==> flow/design.v <==
module spi_slave_interface #(
    parameter integer WIDTH = 16
)(
    input  logic clk,                
    input  logic rst,                
    input  logic sclk,              
    input  logic cs_n,              
    input  logic mosi,              
    output logic miso,              
    output logic wr_en,                             
    output logic [15:0] addr,                       
    output logic signed [WIDTH-1:0] wr_data,        
    input  logic signed [WIDTH-1:0] rd_data         
);
    typedef enum logic [1:0] {
        IDLE,
        SHIFT_IN,
        SHIFT_OUT
    } spi_state_t;
    spi_state_t state, next_state;
    logic [5:0] bit_count;
    logic [31:0] shift_reg;          
    logic [WIDTH-1:0] read_buffer;   
    logic [1:0] sclk_sync;
    logic sclk_rising, sclk_falling;
    always_ff @(posedge clk or posedge rst) begin
        if (rst) begin
            sclk_sync <= 2'b00;
        end else begin
            sclk_sync <= {sclk_sync[0], sclk};
        end
    end
    assign sclk_rising  = (sclk_sync == 2'b01);
    assign sclk_falling = (sclk_sync == 2'b10);
    always_ff @(posedge clk or posedge rst) begin
        if (rst) begin
            state <= IDLE;
        end else begin
            state <= next_state;
        end
    end
    always_comb begin
        next_state = state;
        case (state)
            IDLE: begin
                if (!cs_n) begin
                    next_state = SHIFT_IN;
                end
            end
            SHIFT_IN: begin
                if (bit_count == 6'd32) begin
                    next_state = SHIFT_OUT;
                end
            end
            SHIFT_OUT: begin
                if (cs_n) begin
                    next_state = IDLE;
                end
            end
            default: begin
                next_state = IDLE;
            end
        endcase
    end
    always_ff @(posedge clk or posedge rst) begin
        if (rst) begin
            shift_reg <= 32'd0;
            bit_count <= 6'd0;
        end else if (cs_n) begin
            shift_reg <= 32'd0;
            bit_count <= 6'd0;
        end else if (state == SHIFT_IN) begin
            if (sclk_rising) begin
                shift_reg <= {shift_reg[30:0], mosi};
                bit_count <= bit_count + 1;
            end
        end else if (state != SHIFT_IN) begin
            bit_count <= 6'd0;
        end
    end
    always_ff @(posedge clk or posedge rst) begin
        if (rst) begin
            wr_en   <= 1'b0;
            addr    <= 16'd0;
            wr_data <= '0;
        end else begin
            wr_en <= 1'b0;  
            if (state == SHIFT_IN && bit_count == 6'd32) begin
                addr    <= shift_reg[30:16];
                wr_data <= shift_reg[15:0];
                if (!shift_reg[31]) begin  
                    wr_en <= 1'b1;
                end
            end
        end
    end
    logic rd_pending;
    always_ff @(posedge clk or posedge rst) begin
        if (rst) begin
            rd_pending <= 1'b0;
        end else begin
            rd_pending <= (state == SHIFT_IN && bit_count == 6'd32 && shift_reg[31]);
        end
    end
    always_ff @(posedge clk or posedge rst) begin
        if (rst) begin
            read_buffer <= '0;
        end else begin
            if (rd_pending) begin
                read_buffer <= rd_data;
            end else if (state == SHIFT_OUT && sclk_falling) begin
                read_buffer <= {read_buffer[WIDTH-2:0], 1'b0};
            end
        end
    end
    always_ff @(posedge clk or posedge rst) begin
        if (rst) begin
            miso <= 1'b0;
        end else begin
            if (state == SHIFT_OUT && shift_reg[31]) begin
                miso <= read_buffer[WIDTH-1];
            end else begin
                miso <= 1'b0;
            end
        end
    end
endmodule
module parameter_register_file #(
    parameter integer WIDTH = 16,
    parameter integer NUM_NEURONS_LAYER_1 = 4,
    parameter integer NUM_NEURONS_LAYER_2 = 3
)(
    input  logic clk,
    input  logic rst,
    input  logic wr_en,
    input  logic [15:0] addr,
    input  logic signed [WIDTH-1:0] wr_data,
    output logic signed [WIDTH-1:0] rd_data,
    output logic signed [WIDTH-1:0] threshold,
    output logic signed [WIDTH-1:0] leak,
    output logic signed [WIDTH-1:0] reset_potential,
    output logic signed [WIDTH-1:0] refractory_cycles,
    output logic [NUM_NEURONS_LAYER_1-1:0][NUM_NEURONS_LAYER_2-1:0][WIDTH-1:0] synaptic_weights
);
    logic signed [WIDTH-1:0] threshold_reg, leak_reg, reset_reg, refractory_reg;
    logic [NUM_NEURONS_LAYER_1-1:0][NUM_NEURONS_LAYER_2-1:0][WIDTH-1:0] weight_mem;
    int w_idx, w_i, w_j;
    assign w_idx = addr - 16'h1000;
    assign w_i   = w_idx / NUM_NEURONS_LAYER_2;
    assign w_j   = w_idx % NUM_NEURONS_LAYER_2;
    always_ff @(posedge clk or posedge rst) begin
        if (rst) begin
            threshold_reg   <= 16'd1000;
            leak_reg        <= 16'd10;
            reset_reg       <= 16'd0;
            refractory_reg  <= 16'd10;
            for (int m = 0; m < NUM_NEURONS_LAYER_1; m++) begin
                for (int n = 0; n < NUM_NEURONS_LAYER_2; n++) begin
                    weight_mem[m][n] <= '0;
                end
            end
        end else if (wr_en) begin
            case (addr)
                16'h0000: threshold_reg  <= wr_data;
                16'h0001: leak_reg       <= wr_data;
                16'h0002: reset_reg      <= wr_data;
                16'h0003: refractory_reg <= wr_data;
                default: begin
                    if (addr >= 16'h1000 && addr < 16'h1000 + NUM_NEURONS_LAYER_1 * NUM_NEURONS_LAYER_2) begin
                        weight_mem[w_i][w_j] <= wr_data;
                    end
                end
            endcase
        end
    end
    always_comb begin
        case (addr)
            16'h0000: rd_data = threshold_reg;
            16'h0001: rd_data = leak_reg;
            16'h0002: rd_data = reset_reg;
            16'h0003: rd_data = refractory_reg;
            default: begin
                if (addr >= 16'h1000 && addr < 16'h1000 + NUM_NEURONS_LAYER_1 * NUM_NEURONS_LAYER_2) begin
                    rd_data = weight_mem[w_i][w_j];
                end else begin
                    rd_data = '0;
                end
            end
        endcase
    end
    assign threshold          = threshold_reg;
    assign leak               = leak_reg;
    assign reset_potential    = reset_reg;
    assign refractory_cycles  = refractory_reg;
    assign synaptic_weights   = weight_mem;
endmodule
module lif_neuron #(
    parameter integer WIDTH = 16
)(
    input  logic                      clk,
    input  logic                      rst,
    input  logic signed [WIDTH-1:0]   input_current,
    input  logic signed [WIDTH-1:0]   threshold,
    input  logic signed [WIDTH-1:0]   leak,
    input  logic signed [WIDTH-1:0]   reset_potential,
    input  logic signed [WIDTH-1:0]   refractory_cycles,
    output reg                        spike
);
    localparam signed [WIDTH-1:0] MAX_POTENTIAL = 2**(WIDTH-1) - 1;
    localparam signed [WIDTH-1:0] MIN_POTENTIAL = -(2**(WIDTH-1));
    logic signed [WIDTH-1:0] membrane_potential;
    logic [WIDTH-1:0] refractory_counter;
    logic in_refractory;
    logic signed [WIDTH:0] extended_sum;   
    logic signed [WIDTH-1:0] next_potential;
    logic spike_next;
    always_comb begin
        extended_sum = $signed(membrane_potential) + $signed(input_current) - $signed(leak);
        if (extended_sum > MAX_POTENTIAL)
            next_potential = MAX_POTENTIAL;
        else if (extended_sum < MIN_POTENTIAL)
            next_potential = MIN_POTENTIAL;
        else
            next_potential = extended_sum[WIDTH-1:0];
        spike_next = (!in_refractory && next_potential >= threshold);
    end
    always_ff @(posedge clk or posedge rst) begin
        if (rst) begin
            membrane_potential <= 0;
            spike <= 0;
            refractory_counter <= 0;
            in_refractory <= 0;
        end else begin
            spike <= 0;
            if (in_refractory) begin
                if (refractory_counter == 0)
                    in_refractory <= 0;
                else
                    refractory_counter <= refractory_counter - 1;
            end else begin
                if (spike_next) begin
                    spike <= 1;
                    membrane_potential <= reset_potential;
                    in_refractory <= 1;
                    refractory_counter <= refractory_cycles - 1;
                end else begin
                    membrane_potential <= next_potential;
                end
            end
        end
    end
endmodule
module fully_connected_neural_network #(
    parameter integer WIDTH = 16,
    parameter integer NUM_NEURONS_LAYER_1 = 4,
    parameter integer NUM_NEURONS_LAYER_2 = 3
)(
    input  logic clk,
    input  logic rst,
    input  logic signed [WIDTH-1:0] input_current,
    input  logic signed [WIDTH-1:0] threshold,
    input  logic signed [WIDTH-1:0] leak,
    input  logic signed [WIDTH-1:0] reset_potential,
    input  logic signed [WIDTH-1:0] refractory_cycles,
    input  logic [NUM_NEURONS_LAYER_1-1:0][NUM_NEURONS_LAYER_2-1:0][WIDTH-1:0] synaptic_weights,
    output logic [NUM_NEURONS_LAYER_2-1:0] spikes_layer_2
);
    logic spike_layer_1 [NUM_NEURONS_LAYER_1-1:0];
    logic signed [WIDTH-1:0] input_current_layer_2 [NUM_NEURONS_LAYER_2-1:0];
    logic spike_layer_2_int [NUM_NEURONS_LAYER_2-1:0];
    genvar i;
    generate
        for (i = 0; i < NUM_NEURONS_LAYER_1; i++) begin : layer_1_neurons
            lif_neuron #(
                .WIDTH(WIDTH)
            ) neuron_layer_1 (
                .clk(clk),
                .rst(rst),
                .input_current(input_current),
                .threshold(threshold),
                .leak(leak),
                .reset_potential(reset_potential),
                .refractory_cycles(refractory_cycles),
                .spike(spike_layer_1[i])
            );
        end
    endgenerate
    always_comb begin
        integer j, k;
        for (j = 0; j < NUM_NEURONS_LAYER_2; j++) begin
            input_current_layer_2[j] = 0;
            for (k = 0; k < NUM_NEURONS_LAYER_1; k++) begin
                if (spike_layer_1[k]) begin
                    input_current_layer_2[j] += synaptic_weights[k][j];
                end
            end
        end
    end
    generate
        for (i = 0; i < NUM_NEURONS_LAYER_2; i++) begin : layer_2_neurons
            lif_neuron #(
                .WIDTH(WIDTH)
            ) neuron_layer_2 (
                .clk(clk),
                .rst(rst),
                .input_current(input_current_layer_2[i]),
                .threshold(threshold),
                .leak(leak),
                .reset_potential(reset_potential),
                .refractory_cycles(refractory_cycles),
                .spike(spike_layer_2_int[i])
            );
        end
    endgenerate
    always_ff @(posedge clk or posedge rst) begin
        if (rst) begin
            spikes_layer_2 <= '0;
        end else begin
            for (int s = 0; s < NUM_NEURONS_LAYER_2; s++) begin
                spikes_layer_2[s] <= spike_layer_2_int[s];
            end
        end
    end
endmodule
module top #(
    parameter integer WIDTH = 16,
    parameter integer NUM_NEURONS_LAYER_1 = 4,
    parameter integer NUM_NEURONS_LAYER_2 = 3
)(
    input  logic clk,
    input  logic rst,
    input  logic sclk,
    input  logic cs_n,
    input  logic mosi,
    output logic miso,
    input  logic signed [WIDTH-1:0] input_current,
    output logic [NUM_NEURONS_LAYER_2-1:0] spikes
);
    logic wr_en;
    logic [15:0] addr;
    logic signed [WIDTH-1:0] wr_data;
    logic signed [WIDTH-1:0] rd_data;
    logic signed [WIDTH-1:0] threshold;
    logic signed [WIDTH-1:0] leak;
    logic signed [WIDTH-1:0] reset_potential;
    logic signed [WIDTH-1:0] refractory_cycles;
    logic [NUM_NEURONS_LAYER_1-1:0][NUM_NEURONS_LAYER_2-1:0][WIDTH-1:0] synaptic_weights;
    spi_slave_interface #(
        .WIDTH(WIDTH)
    ) spi_inst (
        .clk(clk),
        .rst(rst),
        .sclk(sclk),
        .cs_n(cs_n),
        .mosi(mosi),
        .miso(miso),
        .wr_en(wr_en),
        .addr(addr),
        .wr_data(wr_data),
        .rd_data(rd_data)
    );
    parameter_register_file #(
        .WIDTH(WIDTH),
        .NUM_NEURONS_LAYER_1(NUM_NEURONS_LAYER_1),
        .NUM_NEURONS_LAYER_2(NUM_NEURONS_LAYER_2)
    ) reg_file (
        .clk(clk),
        .rst(rst),
        .wr_en(wr_en),
        .addr(addr),
        .wr_data(wr_data),
        .rd_data(rd_data),
        .threshold(threshold),
        .leak(leak),
        .reset_potential(reset_potential),
        .refractory_cycles(refractory_cycles),
        .synaptic_weights(synaptic_weights)
    );
    fully_connected_neural_network #(
        .WIDTH(WIDTH),
        .NUM_NEURONS_LAYER_1(NUM_NEURONS_LAYER_1),
        .NUM_NEURONS_LAYER_2(NUM_NEURONS_LAYER_2)
    ) nn_inst (
        .clk(clk),
        .rst(rst),
        .input_current(input_current),
        .threshold(threshold),
        .leak(leak),
        .reset_potential(reset_potential),
        .refractory_cycles(refractory_cycles),
        .synaptic_weights(synaptic_weights),
        .spikes_layer_2(spikes)
    );
endmodule
; ---- Tool chain data of top
; The steps from the RTL of top to its reports follow in flow order.
; Line numbers count from 1 in the design file above.
; Operators: Yosys type, input widths -> output width; for muxes data width and select width s.
; Library cell names are shortened.
; A cell with n/a has no value.
[inputs]
top = top
clock = clk
lib = sky130hd
lib_corner = tt_025C_1v80

; ---- Word level
; Yosys after proc, flatten, opt, wreduce and memory -nomap, before mapping. Print and check cells are not counted. Equal cells are merged and count once.
[word_totals]
reg_bits = 589
inputBits = 21
output_inout_bits = 4
elab_cells = 287
[op_classes]
n_addsub = 35
n_mul = 1
div_mod_pow = 2
compare = 23
n_eq = 20
shift = 3
mux = 100
n_logic = 4
reduce_logical = 55
[ops]
columns = operator, n
row1 = $mux 16, 57
row2 = $shift 16x33->192, 1
row3 = $shift 16x33->192 const A, 1
row4 = $and 192x192->192, 1
row5 = $or 192x192->192, 1
row6 = $shiftx 192x32->16, 1
row7 = $not 192->192, 1
row8 = $add 16x16->16, 9
row9 = $logic_not 16->1, 8
row10 = $add 16x16->17, 7
row11 = $sub 17x16->17, 7
row12 = $gt 17x16->1 const B, 7
row13 = $lt 17x16->1 const B, 7
row14 = $sub 16x1->16 const B, 7
row15 = $ge 16x16->1, 7
row16 = $div 32x3->32 const B, 1
row17 = $mod 32x3->32 const B, 1
row18 = $mul 32x3->28 const B, 1
row19 = $mux 32, 3
row20 = $pmux 16 s4, 1
row21 = $neg 32->33, 1
row22 = $add 32x32->32, 1
row23 = $mux 1, 31
row24 = $eq 15x2->1 const B, 2
row25 = $reduce_and 2->1, 13
row26 = $mux 6, 4
row27 = $reduce_bool 2->1, 10
row28 = $ne 2x2->1 const B, 9
; Other operator kinds: 20; their cells: 43.

; ---- Depth
; Yosys ltp: most cells in a row. Word level: on the elaborated netlist, between registers, memories and ports. Mapped: between sequential cells and ports; inverters and the memories' decode and read muxes count.
[depth]
word_depth = 16
ABC_AREA = 0
mapped_depth = 75

; ---- Mapped cells and area
; Source: synth_stat.txt of the flow (Yosys; design flattened, memories mapped). It holds for the ABC_AREA given above (unset counts as 0); a run with the other value may have another netlist.
; The area totals of this step are shown rounded.
[synth_totals]
mapped_cells = 5650
area_um2 = 51600
sequential_area_um2 = 14800
ffs = 590
[by_type]
columns = cell_type, n, area_total_um2
row1 = dfrtp_1, 579, 1.45E+04
row2 = ha_1, 467, 5.84E+03
row3 = mux2_2, 240, 2.7E+03
row4 = a21oi_1, 512, 2.56E+03
row5 = xnor2_1, 286, 2.5E+03
row6 = fa_1, 123, 2.46E+03
row7 = o21ai_0, 441, 2.21E+03
row8 = inv_1, 569, 2.14E+03
row9 = mux2i_1, 161, 1.61E+03
row10 = nand2_1, 398, 1.49E+03
row11 = mux2_4, 72, 1.08E+03
row12 = mux4_2, 48, 1.08E+03
row13 = o21bai_1, 134, 1.01E+03
row14 = nor2_1, 255, 957.168
row15 = clkbuf_1, 187, 701.923
row16 = nand3_1, 139, 695.667
row17 = xor2_1, 72, 630.605
row18 = o22ai_1, 74, 462.944
; Other cell types: 83; their cells: 893.
; The figures by module come from a second, unflattened synthesis with its own total; it is not the netlist above.
[unflattened]
hier_cells = 6888
area_unflattened_um2 = 59000
; Rows give one instance, submodules left out.
[modules]
columns = mod, instances, n_cells, area_um2, seq_area_um2
row1 = lif_neuron (WIDTH=16), 7, 505, 4070, 851
row2 = parameter_register_file, 1, 1927, 18900, 6420
row3 = fully_connected_neural_network, 1, 1088, 7820, 75.1
row4 = spi_slave_interface (WIDTH=16), 1, 338, 3870, 2330
row5 = top, 1, 0, 0.0, 0.0

; ---- Timing after synthesis
; Source: OpenSTA report_checks on the synthesized netlist (no wires, ideal clock, input and output delay 20% of the period each), path of least setup slack; recovery checks are left aside. Register names are those of the netlist, which keeps one name where synthesis merged equal registers.
[synth_path]
kind = register -> register
start = register spi_inst.addr[0]
end = register reg_file.weight_mem
period_ns = 14.0
setup_time_ns = 0.128
arrival_time_ns = 13.207
required_ns = 13.872
setup_slack_ns = 0.665
path_delay_ns = 13.335
path_stages = 70
n_path_buf = 7
period_less_setup_slack_ns = 13.335
; "path_delay_ns" = arrival - input delay + setup time.
; "path_stages" counts driving pins, that of a launching flip-flop among them; a cell with two outputs on the path counts twice.
; "period_less_setup_slack_ns" is the clock period less the worst setup slack; recovery checks do not enter. This is arithmetic on one report: input and output delays are still those of the set period (20% each).
; Where an end lacks its bit number, it is one bit of the signal, or one of the new flip-flops if synthesis recoded a state register.
; The rows between start and end are the longest chain of elaborated cells between them; the timing report does not say that the signal goes this way. Where chains are equally long, one stands for them.
; Each line given opens the expression or statement behind the cell; cells for indexed reads and writes are added by Yosys, which also makes memories of some case tables.
[synth_between]
cell_sequence = dfrtp_1 > inv_1 > ha_1 > or3b_2 > o31ai_1 > a221oi_1 > a221o_1 > a221oi_2 > buf_4 > nand3_1 > o311a_1 > and2_4 > o21ai_2 > o21ai_2 > a21oi_4 > inv_2 > ha_1 > inv_1 > (+34 left out) > nor2b_1 > xnor2_1 > ha_1 > o211ai_1 > o21ai_0 > a21o_1 > a21oi_1 > xnor2_1 > o41ai_1 > nor4_1 > o211ai_1 > a311o_1 > nor4_2 > buf_6 > and4_1 > buf_4 > buf_8 > mux2_1
elab_chain_len = 9
cells_between = 21
cone_classes = add/sub (3); mul (1); div (2); compare (2); eq/ne (3); shift (2); logic (4); reduce/logical (4)
[synth_rtl]
columns = item, line_no
row1 = "start, declared", 11  ; output logic [15:0] addr,
row2 = "start, assigned", 84  ; addr    <= 16'd0;
row3 = "start, assigned", 89  ; addr    <= shift_reg[30:16];
row4 = $sub 15x13->16, 148  ; assign w_idx = addr - 16'h1000;
row5 = $div 32x3->32, 149  ; assign w_i   = w_idx / NUM_NEURONS_LAYER_2;
row6 = $mul 32x3->28, 170  ; weight_mem[w_i][w_j] <= wr_data;
row7 = $add 32x32->32, 170
row8 = $neg 32->33, 170
row9 = $shift 16x33->192, 170
row10 = $not 192->192, 170
row11 = $and 192x192->192, 170
row12 = $or 192x192->192, 170
row13 = "end, assigned", 159  ; weight_mem[m][n] <= '0;
row14 = "end, assigned", 170
row15 = "end, declared", 146  ; logic [NUM_NEURONS_LAYER_1-1:0][NUM_NEURONS_LAYER_2-1:0][WIDTH-1:0] weight_mem;

; ---- Worst path after layout
; From the final timing report of stored run 2: the path of least setup slack in the routed layout; clock arrival at registers is part of the times.
[layout_path]
kind = register -> register
start = register spi_inst.addr[12]
end = register reg_file.weight_mem
period_ns = 14.0
setup_time_ns = 0.12
arrival_time_ns = 13.62
required_ns = 14.53
setup_slack_ns = 0.91
path_stages = 66
n_path_buf = 3
; Where an end lacks its bit number, it is one bit of the signal, or one of the new flip-flops if synthesis recoded a state register.
; The rows between start and end are the longest chain of elaborated cells between them; the timing report does not say that the signal goes this way. Where chains are equally long, one stands for them.
[layout_between]
cell_sequence = dfrtp_1 > or3_2 > buf_4 > a311o_1 > and2_1 > xnor2_1 > a221o_1 > a221oi_4 > nand3_1 > o2111a_1 > or2_4 > o21ai_2 > o21ai_2 > a21oi_4 > inv_2 > ha_1 > inv_1 > o2111ai_1 > (+30 left out) > nor2b_1 > xnor2_1 > ha_1 > nor3b_1 > nor2_1 > o21bai_1 > a21o_1 > a21o_1 > a21oi_1 > xor2_1 > xnor2_1 > xnor2_1 > mux2i_1 > mux2i_2 > buf_6 > and4_1 > buf_8 > mux2_2
elab_chain_len = 9
cells_between = 21
cone_classes = add/sub (3); mul (1); div (2); compare (2); eq/ne (3); shift (2); logic (4); reduce/logical (4)
[layout_rtl]
columns = item, line_no
row1 = "start, declared", 11  ; output logic [15:0] addr,
row2 = "start, assigned", 84  ; addr    <= 16'd0;
row3 = "start, assigned", 89  ; addr    <= shift_reg[30:16];
row4 = $sub 15x13->16, 148  ; assign w_idx = addr - 16'h1000;
row5 = $div 32x3->32, 149  ; assign w_i   = w_idx / NUM_NEURONS_LAYER_2;
row6 = $mul 32x3->28, 170  ; weight_mem[w_i][w_j] <= wr_data;
row7 = $add 32x32->32, 170
row8 = $neg 32->33, 170
row9 = $shift 16x33->192, 170
row10 = $not 192->192, 170
row11 = $and 192x192->192, 170
row12 = $or 192x192->192, 170
row13 = "end, assigned", 159  ; weight_mem[m][n] <= '0;
row14 = "end, assigned", 170
row15 = "end, declared", 146  ; logic [NUM_NEURONS_LAYER_1-1:0][NUM_NEURONS_LAYER_2-1:0][WIDTH-1:0] weight_mem;

; Measured results for top: 3 stored runs of the Yosys and OpenROAD flow on sky130hd. The settings differ; the order carries no meaning. The constraints put input and output delay at 20% of the set period each and load the outputs with 0.01 pF.
; "worst_path_time_ns" is the time allowed to the run's worst setup path (the clock period less input and output delay, where it has them) less its slack. Clock arrival times count: a late capture clock shortens it, a late launch clock lengthens it.
; Measured values are rounded.

[stored run 1: settings]
CELL_PAD_IN_SITES_DETAIL_PLACEMENT = 2
CORE_UTILIZATION = 43
CTS_CLUSTER_DIAMETER = 181
MIN_ROUTING_LAYER = met2
PLACE_DENSITY_LB_ADDON = 0.16
SETUP_SLACK_MARGIN = 1.43
period_ns = 7.54
CAP_MARGIN = 20
CORE_MARGIN = 2
SLEW_MARGIN = 20
[stored run 1: results]
outcome = incomplete, clock tree synthesis halted on DPL-0033

[stored run 2: settings]
ABC_AREA = 0
CELL_PAD_IN_SITES_GLOBAL_PLACEMENT = 2
CORE_ASPECT_RATIO = 1.68
GPL_ROUTABILITY_DRIVEN = 0
PLACE_DENSITY_LB_ADDON = 0.27
period_ns = 14.0
CAP_MARGIN = 20
CORE_MARGIN = 2
CORE_UTILIZATION = 40
SLEW_MARGIN = 20
[stored run 2: results]
synthArea_um2 = 51600
total_negative_slack_ns = 0.000
post_route_stdcell_area_um2 = 56800
worst_path_time_ns = 13.09
critical_path_kind = register -> register
timing.setup.ws_ns = 0.912
ws_hold_ns = 0.349
finish.utilization_frac = 0.445
die_footprint_um2 = 132000

[stored run 3: settings]
ABC_AREA = 1
CAP_MARGIN = 35
CELL_PAD_IN_SITES_GLOBAL_PLACEMENT = 2
CORE_UTILIZATION = 22
CTS_CLUSTER_DIAMETER = 396
CTS_CLUSTER_SIZE = 57
GPL_ROUTABILITY_DRIVEN = 1
GPL_TIMING_DRIVEN = 0
HOLD_SLACK_MARGIN = 0.08
PLACE_DENSITY_LB_ADDON = 0.26
SETUP_SLACK_MARGIN = 1.81
SLEW_MARGIN = 5
period_ns = 16.4
CORE_MARGIN = 2
[stored run 3: results]
total_negative_slack_ns = 0.000
synthArea_um2 = 51300
worst_path_time_ns = 13.47
critical_path_kind = register -> register
post_route_stdcell_area_um2 = 56800
timing.setup.ws_ns = 2.93
finish.utilization_frac = 0.245
die_footprint_um2 = 237000
ws_hold_ns = 0.390
